==> flow/design.v <==
module ALU(Zero, ALU_Result, InputData1, InputData2, shamt, ALU_Control);
input [31:0] InputData1, InputData2;
input [4:0] shamt;
input [3:0] ALU_Control;
output Zero;
output reg [31:0] ALU_Result;
assign Zero = (ALU_Result == 0) ? 1 : 0;
always @ (*)
begin
	case(ALU_Control)
		4'd1: begin 
			ALU_Result <= InputData1+InputData2;
		       end
		4'd2: begin 
			ALU_Result <= InputData1-InputData2;
		       end
		4'd3: begin 
			ALU_Result <= InputData2 << shamt;
		       end
		4'd4: begin 
			ALU_Result <= InputData2 >> shamt;
		       end
		4'd5: begin 
			ALU_Result <= InputData1&InputData2;
		       end
		4'd6: begin 
			ALU_Result <= InputData1|InputData2;
		       end
		4'd7: begin 
			ALU_Result <= ~(InputData1|InputData2);
		       end
		4'd8: begin 
			ALU_Result <= (InputData1<InputData2)? 1 : 0;
		       end
		4'd9: begin
			ALU_Result <= (InputData1 < InputData2);
		       end
		default: ALU_Result <= 0;
	endcase
end
endmodule
module ALU_Controller(ALU_Control,ALUOP,Function);
output reg [3:0] ALU_Control;
input wire [5:0] ALUOP;
input wire [5:0] Function;
always @ (*)
begin
	ALU_Control = 4'd0;	 
	case(ALUOP)
		6'h0:  
		begin
			case(Function)
				6'h20: ALU_Control = 4'd1;	 
				6'h22: ALU_Control = 4'd2;	 
				6'h0: ALU_Control = 4'd3;	 
				6'h2: ALU_Control = 4'd4;	 
				6'h24: ALU_Control = 4'd5;	 
				6'h25: ALU_Control = 4'd6;	 
				6'h27: ALU_Control = 4'd7;	 
				6'h2B: ALU_Control = 4'd8;	 
				6'h2A: ALU_Control = 4'd9;	 
			endcase
		end
		6'h8: ALU_Control = 4'd1;	 
		6'h23: ALU_Control = 4'd1;	 
		6'h21: ALU_Control = 4'd1;	 
		6'h25: ALU_Control = 4'd1;	 
		6'h2B: ALU_Control = 4'd1;	 
		6'hC : ALU_Control = 4'd5;	 
		6'hD : ALU_Control = 4'd6;	 
		6'h4 : ALU_Control = 4'd2;	 
	endcase
end  
endmodule
module SignExtender(ExtendedValue,HalfWord,Unsigned);
output reg [31:0]ExtendedValue;
input wire [15:0]HalfWord;
input wire Unsigned;
always @ (*) begin
	ExtendedValue[15:0] <= HalfWord;
	if(Unsigned==1)
		ExtendedValue[31:16] <= 0;
	else
		ExtendedValue[31:16] <= { 16 { HalfWord[15] } };
end
endmodule
module control_unit (
			beq, shift, aluSrc, regDst, memToReg,
			regWrite, memWrite, memRead, loadFullWord, loadSigned,
			instrOpCode, instrFunct);
	input [5:0] instrOpCode, instrFunct;
	output beq, shift, aluSrc, regDst, memToReg;
	output regWrite, memWrite, memRead, loadFullWord, loadSigned;
	assign beq = (instrOpCode == 6'h4);  
	assign shift = (instrOpCode == 6'h0) & (instrFunct == 6'h0 | instrFunct == 6'h2);  
	assign aluSrc = (instrOpCode == 6'h23 | instrOpCode == 6'h2B		 
			| instrOpCode == 6'h21 | instrOpCode == 6'h25		 
			| instrOpCode == 6'h8);					 
	assign regDst = ~aluSrc;
	assign regWrite = (instrOpCode != 6'h2B & instrOpCode != 6'h4);  
	assign memWrite = (instrOpCode == 6'h2B);  
	assign memRead = (instrOpCode == 6'h23 | instrOpCode == 6'h21 | instrOpCode == 6'h25);
	assign loadFullWord = (instrOpCode == 6'h23);
	assign loadSigned = (instrOpCode == 6'h23 | instrOpCode == 6'h21);
	assign memToReg = memRead;
endmodule
module fwd_unit(fwdA, fwdB,
		instrRs_E, instrRt_E, writeReg_M, writeReg_WB, regWrite_M, regWrite_WB);
	input [4:0] instrRs_E, instrRt_E, writeReg_M, writeReg_WB;
	input regWrite_M, regWrite_WB;
	output [1:0] fwdA, fwdB;
	wire fwd_ALU_A, fwd_Full_A;
	wire fwd_ALU_B, fwd_Full_B;
	wire fwd_ALU, fwd_Full;
	assign fwdA = { fwd_ALU_A, fwd_Full_A };
	assign fwdB = { fwd_ALU_B, fwd_Full_B };
	assign fwd_ALU = regWrite_M & (writeReg_M != 5'd0);
	assign fwd_Full = regWrite_WB & (writeReg_WB != 5'd0);
	assign fwd_ALU_A = fwd_ALU & (instrRs_E == writeReg_M);
	assign fwd_ALU_B = fwd_ALU & (instrRt_E == writeReg_M);
	assign fwd_Full_A = fwd_Full & (instrRs_E == writeReg_WB) & ~fwd_ALU_A;
	assign fwd_Full_B = fwd_Full & (instrRt_E == writeReg_WB) & ~fwd_ALU_B;
endmodule
module mux_4_x_32 (out, in0, in1, in2, in3, defaultWire, sel);
	input [1:0] sel;
	input [31:0] in0, in1, in2, in3, defaultWire;
	output reg [31:0] out;
	always @(*) begin
		case (sel)
			00: out <= in0;
			01: out <= in1;
			10: out <= in2;
			11: out <= in3;
			default: out <= defaultWire;
		endcase
	end
endmodule
module register_32 (wordOut, wordIn, write, reset, clk);
	input write, reset, clk;
	input [31:0] wordIn;
	output reg [31:0] wordOut;
	always @(posedge clk, posedge reset) begin
		if(reset) wordOut <= 32'd0;
		else if(write) wordOut <= wordIn;
	end
endmodule
module register_5 (wordOut, wordIn, write, reset, clk);
	input write, reset, clk;
	input [4:0] wordIn;
	output reg [4:0] wordOut;
	always @(posedge clk, posedge reset) begin
		if(reset) wordOut <= 4'd0;
		else if(write) wordOut <= wordIn;
	end
endmodule
module D_FlipFlop (bitOut, bitIn, write, reset, clk);
	input write, reset, clk;
	input bitIn;
	output reg bitOut;
	always @(posedge clk, posedge reset) begin
		if(reset) bitOut <= 1'd0;
		else if(write) bitOut <= bitIn;
	end
endmodule
module IF_ID_ppreg (instrOut, pcPlus4Out, instrIn, pcPlus4In, write, reset, clk);
	input write, reset, clk;
	input [31:0] instrIn, pcPlus4In;
	output [31:0] instrOut, pcPlus4Out;
	register_32 instrReg (instrOut, instrIn, write, reset, clk);
	register_32 pcPlus4Reg (pcPlus4Out, pcPlus4In, write, reset, clk);
endmodule
module ID_EXE_ppreg (
	pcPlus4Out, pcPlus4In, syscallOut, syscallIn,
	instrRsOut, instrRsIn, instrRtOut, instrRtIn, instrRdOut, instrRdIn,
	imm32Out, imm32In, shamtOut, shamtIn,
	regData1Out, regData1In, regData2Out, regData2In,
	aluOpOut, aluOpIn, aluSrcOut, aluSrcIn, shiftOut, shiftIn,
	regDstOut, regDstIn, regWriteOut, regWriteIn,
	branchOut, branchIn, memToRegOut, memToRegIn,
	memWriteOut, memWriteIn, memReadOut, memReadIn,
	loadFullWordOut, loadFullWordIn, loadSignedOut, loadSignedIn,
	write, reset, clk);
	input write, reset, clk;
	input [31:0] pcPlus4In, imm32In, regData1In, regData2In;
	input [4:0] instrRsIn, instrRtIn, instrRdIn, shamtIn;
	input [3:0] aluOpIn;
	input aluSrcIn, shiftIn, regDstIn, regWriteIn, branchIn, memToRegIn;
	input memWriteIn, memReadIn, loadFullWordIn, loadSignedIn;
	input syscallIn;
	output [31:0] pcPlus4Out, imm32Out, regData1Out, regData2Out;
	output [4:0] instrRsOut, instrRtOut, instrRdOut, shamtOut;
	output [3:0] aluOpOut;
	output aluSrcOut, shiftOut, regDstOut, regWriteOut, branchOut, memToRegOut;
	output memWriteOut, memReadOut, loadFullWordOut, loadSignedOut;
	output syscallOut;
	wire [4:0] aluOpIn5, aluOpOut5;
	assign aluOpOut = aluOpOut5[3:0];
	assign aluOpIn5 = { 1'd0, aluOpIn };
	register_32 pcPlus4Reg (pcPlus4Out, pcPlus4In, write, reset, clk);
	register_32 imm32Reg (imm32Out, imm32In, write, reset, clk);
	register_32 regData1Reg (regData1Out, regData1In, write, reset, clk);
	register_32 regData2Reg (regData2Out, regData2In, write, reset, clk);
	register_5 instrRsReg (instrRsOut, instrRsIn, write, reset, clk);
	register_5 instrRtReg (instrRtOut, instrRtIn, write, reset, clk);
	register_5 instrRdReg (instrRdOut, instrRdIn, write, reset, clk);
	register_5 shamtReg (shamtOut, shamtIn, write, reset, clk);
	register_5 aluOpReg (aluOpOut5, aluOpIn5, write, reset, clk);
	D_FlipFlop aluSrcFF	(aluSrcOut, aluSrcIn, write, reset, clk);
	D_FlipFlop shiftFF	(shiftOut, shiftIn, write, reset, clk);
	D_FlipFlop regDstFF	(regDstOut, regDstIn, write, reset, clk);
	D_FlipFlop regWriteFF	(regWriteOut, regWriteIn, write, reset, clk);
	D_FlipFlop branchFF	(branchOut, branchIn, write, reset, clk);
	D_FlipFlop memToRegFF	(memToRegOut, memToRegIn, write, reset, clk);
	D_FlipFlop memWriteFF	(memWriteOut, memWriteIn, write, reset, clk);
	D_FlipFlop memReadFF	(memReadOut, memReadIn, write, reset, clk);
	D_FlipFlop loadFullWord	(loadFullWordOut, loadFullWordIn, write, reset, clk);
	D_FlipFlop loadSignedFF	(loadSignedOut, loadSignedIn, write, reset, clk);
	D_FlipFlop syscallFF	(syscallOut, syscallIn, write, reset, clk);
endmodule
module EXE_MEM_ppreg (
	syscallOut, syscallIn,
	regData2Out, regData2In, aluResultOut, aluResultIn,
	writeRegOut, writeRegIn,
	regWriteOut, regWriteIn, memToRegOut, memToRegIn,
	memWriteOut, memWriteIn, memReadOut, memReadIn,
	loadFullWordOut, loadFullWordIn, loadSignedOut, loadSignedIn,
	write, reset, clk);
	input write, reset, clk;
	input [31:0] regData2In, aluResultIn;
	input [4:0] writeRegIn;
	input regWriteIn, memToRegIn;
	input memWriteIn, memReadIn, loadFullWordIn, loadSignedIn;
	input syscallIn;
	output [31:0] regData2Out, aluResultOut;
	output [4:0] writeRegOut;
	output regWriteOut, memToRegOut;
	output memWriteOut, memReadOut, loadFullWordOut, loadSignedOut;
	output syscallOut;
	register_32 regData2Reg (regData2Out, regData2In, write, reset, clk);
	register_32 aluResultReg (aluResultOut, aluResultIn, write, reset, clk);
	register_5 writeRegReg (writeRegOut, writeRegIn, write, reset, clk);
	D_FlipFlop regWriteFF	(regWriteOut, regWriteIn, write, reset, clk);
	D_FlipFlop memToRegFF	(memToRegOut, memToRegIn, write, reset, clk);
	D_FlipFlop memWriteFF	(memWriteOut, memWriteIn, write, reset, clk);
	D_FlipFlop memReadFF	(memReadOut, memReadIn, write, reset, clk);
	D_FlipFlop loadFullWord	(loadFullWordOut, loadFullWordIn, write, reset, clk);
	D_FlipFlop loadSignedFF	(loadSignedOut, loadSignedIn, write, reset, clk);
	D_FlipFlop syscallFF	(syscallOut, syscallIn, write, reset, clk);
endmodule
module MEM_WB_ppreg (
	syscallOut, syscallIn,
	memDataOut, memDataIn, aluResultOut, aluResultIn,
	writeRegOut, writeRegIn,
	regWriteOut, regWriteIn, memToRegOut, memToRegIn,
	write, reset, clk);
	input write, reset, clk;
	input [31:0] memDataIn, aluResultIn;
	input [4:0] writeRegIn;
	input regWriteIn, memToRegIn;
	input syscallIn;
	output [31:0] memDataOut, aluResultOut;
	output [4:0] writeRegOut;
	output regWriteOut, memToRegOut;
	output syscallOut;
	register_32 memDataReg (memDataOut, memDataIn, write, reset, clk);
	register_32 aluResultReg (aluResultOut, aluResultIn, write, reset, clk);
	register_5 writeRegReg (writeRegOut, writeRegIn, write, reset, clk);
	D_FlipFlop regWriteFF	(regWriteOut, regWriteIn, write, reset, clk);
	D_FlipFlop memToRegFF	(memToRegOut, memToRegIn, write, reset, clk);
	D_FlipFlop syscallFF	(syscallOut, syscallIn, write, reset, clk);
endmodule
module RegisterFile(ReadData1,ReadData2,ReadReg1,ReadReg2,WriteReg,WriteData,RegWriteSignal,clk);
    input [4:0] ReadReg1, ReadReg2, WriteReg;
    input [31:0] WriteData;
    input clk, RegWriteSignal;
    output [31:0] ReadData1, ReadData2;
    reg [31:0] Registers[31:0];
	assign ReadData1 = (ReadReg1 == 0) ? 32'd0 : Registers[ReadReg1];
	assign ReadData2 = (ReadReg2 == 0) ? 32'd0 : Registers[ReadReg2];
    always @ (posedge clk)
    begin
        if(RegWriteSignal==1)
            Registers[WriteReg] <= WriteData; 
    end
endmodule
module mips_core (
	input         clk,
	input         rst,           
	output [31:0] imem_addr,     
	input  [31:0] imem_rdata,    
	output [31:0] dmem_addr,     
	output [31:0] dmem_wdata,    
	output        dmem_we,       
	input  [31:0] dmem_rdata,    
	output        halt           
);
	wire pipeReset = rst;
	wire pipeWrite = 1'b1;
	wire syscall_D, syscall_E, syscall_M, syscall_W;
	wire [31:0] pcValue, pcNext;
	wire [31:0] pcPlus4_F, pcPlus4_D, pcPlus4_E;
	wire [31:0] pcOffsetNextInst_E;
	wire pcSrc;
	wire [31:0] instruction, instruction_D;
	wire [5:0] instrOpCode, instrFunct;
	wire [15:0] instrImm;
	wire [4:0] instrRs, instrRs_E;
	wire [4:0] instrRt, instrRt_E;
	wire [4:0] instrRd, instrRd_E;
	wire [4:0] instrShamt;
	wire [31:0] imm32_D, imm32_E;
	wire [31:0] regData1, regData1_E;
	wire [31:0] regData2, regData2_E, regData2_M;
	wire [31:0] writeData;
	wire [4:0] readReg1, readReg2;
	wire [4:0] writeReg_E, writeReg_M, writeReg;
	wire regWrite_D, regWrite_E, regWrite_M, regWrite;
	wire [31:0] aluOprd1, aluOprd2_FWD, aluOprd2;
	wire [4:0] aluShamt;
	wire [3:0] aluOp_D, aluOp;
	wire [31:0] aluResult, aluResult_M, aluResult_W;
	wire aluZero;
	wire [31:0] memDataOut, memDataOut_W;
	wire memWrite_D, memRead_D, loadFullWord_D, loadSigned_D;
	wire memWrite_E, memRead_E, loadFullWord_E, loadSigned_E;
	wire memWrite_M, memRead_M, loadFullWord_M, loadSigned_M;
	wire branch_D, aluSrc_D, regDst_D;
	wire branch_E, aluSrc_E, regDst_E;
	wire memToReg_D, memToReg_E, memToReg_M, memToReg_W;
	wire shift_D, shift_E;
	wire [1:0] fwdA, fwdB;
	assign pcPlus4_F = pcValue + 4;
	assign pcOffsetNextInst_E = pcPlus4_E + (imm32_E << 2);
	assign pcSrc = branch_E & aluZero;
	assign pcNext = pcSrc ? pcOffsetNextInst_E : pcPlus4_F;
	assign imem_addr = pcValue;
	assign instruction = imem_rdata;
	assign instrOpCode = instruction_D[31:26];
	assign instrRs = instruction_D[25:21];
	assign instrRt = instruction_D[20:16];
	assign instrRd = instruction_D[15:11];
	assign instrFunct = instruction_D[5:0];
	assign instrShamt = instruction_D[10:6];
	assign instrImm = instruction_D[15:0];
	assign syscall_D = (instruction_D == 32'h0000000c);
	SignExtender offsetSignExtender (imm32_D, instrImm, 1'b0);
	assign readReg1 = instrRs;
	assign readReg2 = instrRt;
	assign aluOprd2 = aluSrc_E ? imm32_E : aluOprd2_FWD;
	mux_4_x_32 aluOprd1_fwdMux (aluOprd1, regData1_E, writeData, aluResult_M, 32'd0, regData1_E, fwdA);
	mux_4_x_32 aluOprd2_fwdMux (aluOprd2_FWD, regData2_E, writeData, aluResult_M, 32'd0, regData2_E, fwdB);
	assign writeReg_E = regDst_E ? instrRd_E : instrRt_E;
	assign dmem_addr = aluResult_M;
	assign dmem_wdata = regData2_M;
	assign dmem_we = memWrite_M;
	assign memDataOut[15:0] = dmem_rdata[15:0];
	assign memDataOut[31:16] = loadFullWord_M ? dmem_rdata[31:16] :
				   loadSigned_M ? {16{dmem_rdata[15]}} : 16'd0;
	assign writeData = memToReg_W ? memDataOut_W : aluResult_W;
	assign halt = syscall_W;
	register_32	PC (pcValue, pcNext, pipeWrite, pipeReset, clk);
	RegisterFile	reg_file (regData1, regData2, readReg1, readReg2, writeReg, writeData, regWrite, clk);
	ALU		alu (aluZero, aluResult, aluOprd1, aluOprd2, aluShamt, aluOp);
	ALU_Controller	aluControl (aluOp_D, instrOpCode, instrFunct);
	control_unit	CU (branch_D, shift_D, aluSrc_D, regDst_D, memToReg_D, regWrite_D,
				memWrite_D, memRead_D, loadFullWord_D, loadSigned_D,
				instrOpCode, instrFunct);
	fwd_unit	FU (fwdA, fwdB, instrRs_E, instrRt_E, writeReg_M, writeReg, regWrite_M, regWrite);
	IF_ID_ppreg IF_ID (instruction_D, pcPlus4_D, instruction, pcPlus4_F, pipeWrite, pipeReset, clk);
	ID_EXE_ppreg ID_EXE (
		pcPlus4_E, pcPlus4_D, syscall_E, syscall_D,
		instrRs_E, instrRs, instrRt_E, instrRt, instrRd_E, instrRd,
		imm32_E, imm32_D, aluShamt, instrShamt,
		regData1_E, regData1, regData2_E, regData2,
		aluOp, aluOp_D, aluSrc_E, aluSrc_D, shift_E, shift_D,
		regDst_E, regDst_D, regWrite_E, regWrite_D, branch_E, branch_D, memToReg_E, memToReg_D,
		memWrite_E, memWrite_D, memRead_E, memRead_D,
		loadFullWord_E, loadFullWord_D, loadSigned_E, loadSigned_D,
		pipeWrite, pipeReset, clk);
	EXE_MEM_ppreg EXE_MEM (
		syscall_M, syscall_E,
		regData2_M, regData2_E, aluResult_M, aluResult,
		writeReg_M, writeReg_E,
		regWrite_M, regWrite_E, memToReg_M, memToReg_E,
		memWrite_M, memWrite_E, memRead_M, memRead_E,
		loadFullWord_M, loadFullWord_E, loadSigned_M, loadSigned_E,
		pipeWrite, pipeReset, clk);
	MEM_WB_ppreg MEM_WB (
		syscall_W, syscall_M,
		memDataOut_W, memDataOut, aluResult_W, aluResult_M,
		writeReg, writeReg_M,
		regWrite, regWrite_M, memToReg_W, memToReg_M,
		pipeWrite, pipeReset, clk);
endmodule
## Reports on mips_core

Module mips_core before and after one edit of its RTL, step after step.
Lines under "before" count in the file above, lines under "after" in the edited file.
"difference": "after" minus "before" as printed here. "relative change": 100 x difference / "before".
Cell names lack the library's common part.
A cell with n/a has no value.

| set-up | value |
|---|---|
| design top | mips_core |
| clock port | clk |
| standard-cell library | sky130hd |
| corner | tt_025C_1v80 |

## The edit

Unified diff, file above to edited file.
The edited RTL no longer does the same as the RTL above: the edit was made by script, with no optimisation intended.

```diff
@@ -31,5 +31,5 @@
 		       end
 		4'd8: begin 
-			ALU_Result <= (InputData1<InputData2)? 1 : 0;
+			ALU_Result <= (InputData1==InputData2)? 1 : 0;
 		       end
 		4'd9: begin
```

## Word level

Yosys after proc, flatten, opt, wreduce and memory -nomap, before mapping. Enables and synchronous resets that opt folds into registers are not counted as muxes. Memory bits, and registers merged into a memory's read port (data or address), are not among the register bits. Print and check cells are not counted.
Memory sizes are those after Yosys's memory passes, which may raise the word count (mostly to a power of two), join words into wider ones and drop unused or constant bits.

Cells by class:

| what | before | after | difference | relative change (%) |
|---|---|---|---|---|
| add/sub/neg operators | 4 | 4 | 0 | 0.00 |
| $lt $le $gt $ge | 2 | 1 | -1 | -50.00 |
| eq/ne operators | 34 | 35 | +1 | +2.94 |
| shift operators | 2 | 2 | 0 | 0.00 |
| muxes and demuxes | 18 | 18 | 0 | 0.00 |
| bitwise logic cells | 22 | 22 | 0 | 0.00 |
| reductions and logical operators | 8 | 8 | 0 | 0.00 |

Operators by type and width:

| operator | before | after | difference | relative change (%) |
|---|---|---|---|---|
| < comparator 32 bit | 2 | 1 | -1 | -50.00 |
| equality test 32 bit | 0 | 1 | +1 | n/a |
| equality test 6 bit with constant B | 11 | 11 | 0 | 0.00 |
| AND 1 bit | 10 | 10 | 0 | 0.00 |
| two-way mux 32 bit | 8 | 8 | 0 | 0.00 |
| OR 1 bit | 6 | 6 | 0 | 0.00 |
| equality test 4 x 3 -> 1 bit with constant B | 4 | 4 | 0 | 0.00 |
| equality test 5 bit | 4 | 4 | 0 | 0.00 |
| equality test 6 x 4 -> 1 bit with constant B | 3 | 3 | 0 | 0.00 |
| two-way mux 1 bit | 3 | 3 | 0 | 0.00 |
| inverter 1 bit | 3 | 3 | 0 | 0.00 |
| adder 32 bit | 2 | 2 | 0 | 0.00 |
| equality test 2 x 1 -> 1 bit with constant B | 2 | 2 | 0 | 0.00 |
| equality test 4 x 2 -> 1 bit with constant B | 2 | 2 | 0 | 0.00 |
| equality test 4 bit with constant B | 2 | 2 | 0 | 0.00 |
| logical NOT 5 bit | 2 | 2 | 0 | 0.00 |
| logical NOT 6 bit | 2 | 2 | 0 | 0.00 |
| two-way mux 16 bit | 2 | 2 | 0 | 0.00 |
| two-way mux 5 bit | 2 | 2 | 0 | 0.00 |
| nonzero test 5 bit | 2 | 2 | 0 | 0.00 |
| adder 32 x 3 -> 32 bit with constant B | 1 | 1 | 0 | 0.00 |
| AND 32 bit | 1 | 1 | 0 | 0.00 |
| equality test 32 x 4 -> 1 bit with constant B | 1 | 1 | 0 | 0.00 |
| equality test 4 x 1 -> 1 bit with constant B | 1 | 1 | 0 | 0.00 |
| equality test 6 x 2 -> 1 bit with constant B | 1 | 1 | 0 | 0.00 |
| equality test 6 x 3 -> 1 bit with constant B | 1 | 1 | 0 | 0.00 |
| logical NOT 32 bit | 1 | 1 | 0 | 0.00 |
| != test 6 x 3 -> 1 bit with constant B | 1 | 1 | 0 | 0.00 |

Not every row of either side is listed.

Bit counts:

| what | before | after | difference | relative change (%) |
|---|---|---|---|---|
| bits in registers | 388 | 388 | 0 | 0.00 |
| memory bits (writable) | 1024 | 1024 | 0 | 0.00 |
| memories kept | 1 | 1 | 0 | 0.00 |

Memories:

| what | before | after |
|---|---|---|
| words x width with read and write ports | reg_file.Registers 32 x 32 bit 2R1W | reg_file.Registers 32 x 32 bit 2R1W |

## Logic depth

Depth = most cells in a row (Yosys ltp): at word level without a register or memory, in the mapped netlist without a sequential cell, where the memories' decode and read muxes count.

Logic depth:

| what | before | after | difference | relative change (%) |
|---|---|---|---|---|
| depth in word-level cells | 15 | 15 | 0 | 0.00 |
| ABC_AREA | 0 | 0 | n/a | n/a |
| gate-level depth with buffers | 29 | 28 | -1 | -3.45 |
| gate-level depth less buffers | 26 | 24 | -2 | -7.69 |

## Synthesis result

Yosys stat after the flow's synthesis: flattened, memories mapped to cells. It holds for the ABC_AREA given above (unset counts as 0); a run with the other value may have another netlist.

Cell types:

| cell | before | after | difference | relative change (%) |
|---|---|---|---|---|
| nand2_1 | 221 | 265 | +44 | +19.91 |
| o21ai_0 | 109 | 147 | +38 | +34.86 |
| mux2_1 | 0 | 30 | +30 | n/a |
| mux2_4 | 28 | 0 | -28 | -100.00 |
| nand4_1 | 24 | 50 | +26 | +108.33 |
| clkbuf_1 | 202 | 225 | +23 | +11.39 |
| a21oi_1 | 162 | 139 | -23 | -14.20 |
| nand3_1 | 111 | 90 | -21 | -18.92 |
| o211ai_1 | 33 | 53 | +20 | +60.61 |
| nor2_1 | 290 | 274 | -16 | -5.52 |
| o31ai_1 | 30 | 14 | -16 | -53.33 |
| or4_1 | 27 | 11 | -16 | -59.26 |
| a21o_1 | 32 | 18 | -14 | -43.75 |
| a211oi_1 | 15 | 28 | +13 | +86.67 |
| o2111ai_1 | 12 | 25 | +13 | +108.33 |
| and3_1 | 11 | 22 | +11 | +100.00 |
| mux4_2 | 648 | 658 | +10 | +1.54 |
| o22ai_1 | 44 | 34 | -10 | -22.73 |

Not every row of either side is listed.

Mapped netlist:

| what | before | after | difference | relative change (%) |
|---|---|---|---|---|
| standard cells after synthesis | 4479 | 4580 | +101 | +2.25 |
| mapped area (mm^2) | 0.0700134 | 0.0706052 | +0.0005918 | +0.85 |
| sequential part of the area (mm^2) | 0.0402086 | 0.0402086 | 0.0000000 | 0.00 |
| flip-flops | 1402 | 1402 | 0 | 0.00 |

By module: a second synthesis without flattening, with its own total; a netlist apart from the flattened one above.

Unflattened totals:

| what | before | after | difference | relative change (%) |
|---|---|---|---|---|
| cell total of the unflattened synthesis | 5555 | 5552 | -3 | -0.05 |
| area total of the unflattened synthesis (mm^2) | 0.0796089 | 0.0797365 | +0.0001276 | +0.16 |

Rows give one instance, submodules left out.

By module, before:

| module | times used | cells | area (mm^2) | seq. area (mm^2) |
|---|---|---|---|---|
| RegisterFile | 1 | 2400 | 0.04696 | 0.0307495 |
| register_32 | 11 | 69 | 0.0013488 | 0.0008008 |
| ALU | 1 | 1405 | 0.0097581 | 0 |
| mips_core | 1 | 514 | 0.0035284 | 0 |
| mux_4_x_32 | 2 | 107 | 0.0007144 | 0 |
| register_5 | 7 | 11 | 0.0001852 | 0.0001251 |
| D_FlipFlop | 21 | 3 | 0.0000438 | 0.000025 |
| fwd_unit | 1 | 38 | 0.0002878 | 0 |
| SignExtender | 1 | 32 | 0.0002465 | 0 |
| ALU_Controller | 1 | 32 | 0.0002177 | 0 |
| control_unit | 1 | 20 | 0.0001251 | 0 |
| ID_EXE_ppreg | 1 | 1 | 0.0000038 | 0 |
| EXE_MEM_ppreg | 1 | 0 | 0 | 0 |
| IF_ID_ppreg | 1 | 0 | 0 | 0 |
| MEM_WB_ppreg | 1 | 0 | 0 | 0 |

By module, after:

| module | times used | cells | area (mm^2) | seq. area (mm^2) |
|---|---|---|---|---|
| RegisterFile | 1 | 2400 | 0.04696 | 0.0307495 |
| register_32 | 11 | 69 | 0.0013488 | 0.0008008 |
| ALU | 1 | 1402 | 0.0098857 | 0 |
| mips_core | 1 | 514 | 0.0035284 | 0 |
| mux_4_x_32 | 2 | 107 | 0.0007144 | 0 |
| register_5 | 7 | 11 | 0.0001852 | 0.0001251 |
| D_FlipFlop | 21 | 3 | 0.0000438 | 0.000025 |
| fwd_unit | 1 | 38 | 0.0002878 | 0 |
| SignExtender | 1 | 32 | 0.0002465 | 0 |
| ALU_Controller | 1 | 32 | 0.0002177 | 0 |
| control_unit | 1 | 20 | 0.0001251 | 0 |
| ID_EXE_ppreg | 1 | 1 | 0.0000038 | 0 |
| EXE_MEM_ppreg | 1 | 0 | 0 | 0 |
| IF_ID_ppreg | 1 | 0 | 0 | 0 |
| MEM_WB_ppreg | 1 | 0 | 0 | 0 |

## Timing after synthesis

Source: OpenSTA report_checks on the synthesized netlist (no wires, ideal clock, input and output delay 20% of the period each), path of least setup slack; recovery checks are left aside. Register names are those of the netlist, which keeps one name where synthesis merged equal registers.

Path after synthesis:

| what | before | after | difference | relative change (%) |
|---|---|---|---|---|
| kind | register -> register | register -> register | n/a | n/a |
| from | reg MEM_WB.writeRegReg.wordOut[1] | reg MEM_WB.memToRegFF.bitOut | n/a | n/a |
| to | reg PC.wordOut[10] | reg PC.wordOut[22] | n/a | n/a |
| period (ns) | 10.0 | 10.0 | 0.0 | 0.00 |
| arrival time (ns) | 6.493 | 6.885 | +0.392 | +6.04 |
| slack (ns) | 3.382 | 2.987 | -0.395 | n/a |
| path delay (ns) | 6.618 | 7.012 | +0.394 | +5.95 |
| driving pins on the path | 28 | 26 | -2 | -7.14 |
| buffers on the path | 4 | 5 | +1 | +25.00 |
| period reached after synthesis (ns) | 6.618 | 7.013 | +0.395 | +5.97 |

"path delay" = arrival - input delay + setup time.
"driving pins on the path": output pins that drive a net of the path, with the launching flip-flop's if there is one; two outputs of one cell count as two.
"period reached after synthesis" is the clock period less the worst setup slack; recovery checks do not enter. This is arithmetic on one report: input and output delays are still those of the set period (20% each).
Between the ends stands the longest chain of elaborated cells between them, by number of cells; it is not shown to be the way that was timed. Of several equally long chains one is given.
Each line given opens the expression or statement behind the cell; cells for indexed reads and writes are added by Yosys, which also makes memories of some case tables.

| between the ends, after synthesis, before | value |
|---|---|
| path through | dfrtp_1 buf_2 xnor2_1 nand2_1 or4_1 buf_2 buf_6 or4_1 nand3_1 ha_1 inv_1 fa_1 nor2b_1 o31ai_1 a211o_1 a2111oi_0 nor3_1 o21ai_1 o211ai_1 a21oi_1 nor4b_1 o221ai_1 or3b_2 and4b_1 nand3b_1 nor4_4 buf_6 mux2_4 |
| cells in the longest elaborated chain | 14 |
| elaborated cells between the ends (all ways) | 28 |
| classes of those cells | 2 x add/sub; 2 x compare; 4 x eq/ne; 2 x shift; 7 x mux; 9 x logic; 2 x reduce/logical |

Ends and longest elaborated chain, after synthesis, before:

| what | line | RTL |
|---|---|---|
| start, declared | 150 | `output reg [4:0] wordOut;` |
| start, assigned | 152 | `if(reset) wordOut <= 4'd0;` |
| start, assigned | 153 | `else if(write) wordOut <= wordIn;` |
| nonzero test 5 bit | 118 | `assign fwd_Full = regWrite_WB & (writeReg_WB != 5'd0);` |
| AND 1 bit | 118 |  |
| AND 1 bit x2 | 122 | `assign fwd_Full_B = fwd_Full & (instrRt_E == writeReg_WB) & ~fwd_ALU_B;` |
| equality test 2 x 1 -> 1 bit | 129 | `case (sel)` |
| two-way mux 32 bit | 129 |  |
| two-way mux 32 bit | 349 | `assign aluOprd2 = aluSrc_E ? imm32_E : aluOprd2_FWD;` |
| OR 32 bit | 30 | `ALU_Result <= ~(InputData1\|InputData2);` |
| inverter 32 bit | 30 |  |
| parallel mux 32 bit (select 9 bit) | 10 | `case(ALU_Control)` |
| logical NOT 32 bit | 7 | `assign Zero = (ALU_Result == 0) ? 1 : 0;` |
| two-way mux 1 bit | 7 |  |
| AND 1 bit | 334 | `assign pcSrc = branch_E & aluZero;` |
| two-way mux 32 bit | 335 | `assign pcNext = pcSrc ? pcOffsetNextInst_E : pcPlus4_F;` |
| end, assigned | 143 | `if(reset) wordOut <= 32'd0;` |
| end, assigned | 144 | `else if(write) wordOut <= wordIn;` |
| end, declared | 141 | `output reg [31:0] wordOut;` |

| between the ends, after synthesis, after | value |
|---|---|
| path through | dfrtp_1 clkbuf_1 buf_1 clkbuf_1 mux2i_1 inv_1 nand4_1 nand3_1 ha_1 clkbuf_1 nor3_2 o31ai_1 a311oi_2 o211ai_1 a2111oi_0 o31a_1 a21oi_1 o31ai_2 mux2i_1 a2111oi_0 o21ai_0 or4_1 or4_1 nor3_4 buf_6 mux2_1 |
| elaborated cells between the ends (all ways) | 19 |
| classes of those cells | 2 x add/sub; 1 x compare; 1 x eq/ne; 2 x shift; 8 x mux; 4 x logic; 1 x reduce/logical |

Ends and longest elaborated chain, after synthesis, after:

| what | line | RTL |
|---|---|---|
| start, declared | 159 | `output reg bitOut;` |
| start, assigned | 161 | `if(reset) bitOut <= 1'd0;` |
| start, assigned | 162 | `else if(write) bitOut <= bitIn;` |
| end, assigned | 143 | `if(reset) wordOut <= 32'd0;` |
| end, assigned | 144 | `else if(write) wordOut <= wordIn;` |
| end, declared | 141 | `output reg [31:0] wordOut;` |

after: Chain of elaborated cells between the ends: none given.

## Worst path after layout

Path of least setup slack in the final report of each run of pair 1 (OpenROAD, finished layout, wires in). Where an end is a register, its clock arrival counts in the times.

Path post-layout:

| what | before | after | difference | relative change (%) |
|---|---|---|---|---|
| kind | register -> register | register -> register | n/a | n/a |
| from | reg MEM_WB.writeRegReg.wordOut[4] | reg EXE_MEM.writeRegReg.wordOut[3] | n/a | n/a |
| to | reg PC.wordOut[1] | reg PC.wordOut[8] | n/a | n/a |
| period (ns) | 9.11 | 9.11 | 0.00 | 0.00 |
| arrival time (ns) | 9.19 | 9.21 | +0.02 | +0.22 |
| slack (ns) | 0.60 | 0.59 | -0.01 | n/a |
| driving pins on the path | 23 | 25 | +2 | +8.70 |
| buffers on the path | 2 | 3 | +1 | +50.00 |

Between the ends stands the longest chain of elaborated cells between them, by number of cells; it is not shown to be the way that was timed. Of several equally long chains one is given.

| between the ends, post-layout, before | value |
|---|---|
| path through | dfrtp_1 or3_4 nor3_2 or4_2 buf_4 nor3_1 o31ai_1 ha_1 or3_1 nor3_1 nand3_1 o41ai_1 a21o_1 nor4b_1 o21ai_0 o2bb2ai_1 o311ai_0 nand2_1 a2111oi_0 o2111ai_1 nor4_4 buf_12 mux2_2 |
| cells in the longest elaborated chain | 14 |
| elaborated cells between the ends (all ways) | 28 |
| classes of those cells | 2 x add/sub; 2 x compare; 4 x eq/ne; 2 x shift; 7 x mux; 9 x logic; 2 x reduce/logical |

Ends and longest elaborated chain, post-layout, before:

| what | line | RTL |
|---|---|---|
| start, declared | 150 | `output reg [4:0] wordOut;` |
| start, assigned | 152 | `if(reset) wordOut <= 4'd0;` |
| start, assigned | 153 | `else if(write) wordOut <= wordIn;` |
| nonzero test 5 bit | 118 | `assign fwd_Full = regWrite_WB & (writeReg_WB != 5'd0);` |
| AND 1 bit | 118 |  |
| AND 1 bit x2 | 122 | `assign fwd_Full_B = fwd_Full & (instrRt_E == writeReg_WB) & ~fwd_ALU_B;` |
| equality test 2 x 1 -> 1 bit | 129 | `case (sel)` |
| two-way mux 32 bit | 129 |  |
| two-way mux 32 bit | 349 | `assign aluOprd2 = aluSrc_E ? imm32_E : aluOprd2_FWD;` |
| < comparator 32 bit | 33 | `ALU_Result <= (InputData1<InputData2)? 1 : 0;` |
| two-way mux 1 bit | 33 |  |
| parallel mux 32 bit (select 9 bit) | 10 | `case(ALU_Control)` |
| logical NOT 32 bit | 7 | `assign Zero = (ALU_Result == 0) ? 1 : 0;` |
| two-way mux 1 bit | 7 |  |
| AND 1 bit | 334 | `assign pcSrc = branch_E & aluZero;` |
| two-way mux 32 bit | 335 | `assign pcNext = pcSrc ? pcOffsetNextInst_E : pcPlus4_F;` |
| end, assigned | 143 | `if(reset) wordOut <= 32'd0;` |
| end, assigned | 144 | `else if(write) wordOut <= wordIn;` |
| end, declared | 141 | `output reg [31:0] wordOut;` |

| between the ends, post-layout, after | value |
|---|---|
| path through | dfrtp_1 or4_1 o21ai_1 or4_1 buf_4 nand4_1 nand3_1 ha_1 nor3_1 o31ai_1 a311oi_2 o211ai_1 a2111oi_0 buf_4 o31a_1 a21oi_1 o31ai_2 mux2i_1 a2111oi_0 o21ai_0 or4_1 or4_1 nor3_4 buf_12 mux2_1 |
| cells in the longest elaborated chain | 15 |
| elaborated cells between the ends (all ways) | 30 |
| classes of those cells | 2 x add/sub; 1 x compare; 5 x eq/ne; 2 x shift; 7 x mux; 11 x logic; 2 x reduce/logical |

Ends and longest elaborated chain, post-layout, after:

| what | line | RTL |
|---|---|---|
| start, declared | 150 | `output reg [4:0] wordOut;` |
| start, assigned | 152 | `if(reset) wordOut <= 4'd0;` |
| start, assigned | 153 | `else if(write) wordOut <= wordIn;` |
| nonzero test 5 bit | 117 | `assign fwd_ALU = regWrite_M & (writeReg_M != 5'd0);` |
| AND 1 bit | 117 |  |
| AND 1 bit | 120 | `assign fwd_ALU_B = fwd_ALU & (instrRt_E == writeReg_M);` |
| inverter 1 bit | 122 | `assign fwd_Full_B = fwd_Full & (instrRt_E == writeReg_WB) & ~fwd_ALU_B;` |
| AND 1 bit | 122 |  |
| equality test 2 x 1 -> 1 bit | 129 | `case (sel)` |
| two-way mux 32 bit | 129 |  |
| two-way mux 32 bit | 349 | `assign aluOprd2 = aluSrc_E ? imm32_E : aluOprd2_FWD;` |
| OR 32 bit | 30 | `ALU_Result <= ~(InputData1\|InputData2);` |
| inverter 32 bit | 30 |  |
| parallel mux 32 bit (select 9 bit) | 10 | `case(ALU_Control)` |
| logical NOT 32 bit | 7 | `assign Zero = (ALU_Result == 0) ? 1 : 0;` |
| two-way mux 1 bit | 7 |  |
| AND 1 bit | 334 | `assign pcSrc = branch_E & aluZero;` |
| two-way mux 32 bit | 335 | `assign pcNext = pcSrc ? pcOffsetNextInst_E : pcPlus4_F;` |
| end, assigned | 143 | `if(reset) wordOut <= 32'd0;` |
| end, assigned | 144 | `else if(write) wordOut <= wordIn;` |
| end, declared | 141 | `output reg [31:0] wordOut;` |

## Layout results

Runs of the flow (Yosys, OpenROAD) on both versions; the two runs of a pair have the same settings. The constraints put input and output delay at 20% of the set period each and load the outputs with 0.01 pF.

| flow settings, pair 1 | value |
|---|---|
| period_ns | 9.11 |
| CAP_MARGIN | 20 |
| CORE_MARGIN | 2 |
| CORE_UTILIZATION | 40 |
| SLEW_MARGIN | 20 |

Measured results, pair 1:

| what | before | after | difference | relative change (%) |
|---|---|---|---|---|
| netlist area reported by Yosys (mm^2) | 0.0700134 | 0.0706052 | +0.0005918 | +0.85 |
| die outline area (mm^2) | 0.178396 | 0.17989 | +0.001494 | +0.84 |
| standard-cell area of the final layout (mm^2) | 0.0796226 | 0.0805473 | +0.0009247 | +1.16 |
| post-route utilization (%) | 45.8 | 45.8 | 0.0 | n/a |
| setup slack of the critical path (ns) | 0.604 | 0.591 | -0.013 | n/a |
| summed negative setup slack (ns) | 0.000 | 0.000 | 0.000 | n/a |
| worst hold slack in the final report (ns) | 0.342 | 0.344 | +0.002 | n/a |
| total design power (uW) | 17504 | 17802 | +298 | +1.70 |
| achieved clock period (ns) | 8.506 | 8.519 | +0.013 | +0.15 |

| flow settings, pair 2 | value |
|---|---|
| CAP_MARGIN | 40 |
| CELL_PAD_IN_SITES_DETAIL_PLACEMENT | 0 |
| CORE_MARGIN | 7 |
| CORE_UTILIZATION | 31 |
| CTS_CLUSTER_SIZE | 31 |
| GPL_ROUTABILITY_DRIVEN | 1 |
| GPL_TIMING_DRIVEN | 0 |
| PLACE_DENSITY_LB_ADDON | 0.27 |
| period_ns | 10.5 |
| SLEW_MARGIN | 20 |

Measured results, pair 2:

| what | before | after | difference | relative change (%) |
|---|---|---|---|---|
| netlist area reported by Yosys (mm^2) | 0.0700134 | 0.0706052 | +0.0005918 | +0.85 |
| die outline area (mm^2) | 0.239351 | 0.241317 | +0.001966 | +0.82 |
| standard-cell area of the final layout (mm^2) | 0.0846524 | 0.0855871 | +0.0009347 | +1.10 |
| post-route utilization (%) | 37.7 | 37.7 | 0.0 | n/a |
| setup slack of the critical path (ns) | 0.890 | 0.231 | -0.659 | n/a |
| summed negative setup slack (ns) | 0.000 | 0.000 | 0.000 | n/a |
| worst hold slack in the final report (ns) | 0.316 | 0.338 | +0.022 | n/a |
| total design power (uW) | 15942 | 16122 | +180 | +1.13 |
| achieved clock period (ns) | 9.610 | 10.269 | +0.659 | +6.86 |

"achieved clock period" is the run's clock period less its worst setup slack. It is reckoned from that one timing run; input and output delays stay at 20% of the period that was set.
"total design power": no workload was simulated; the value follows from the tool's default switching activity.
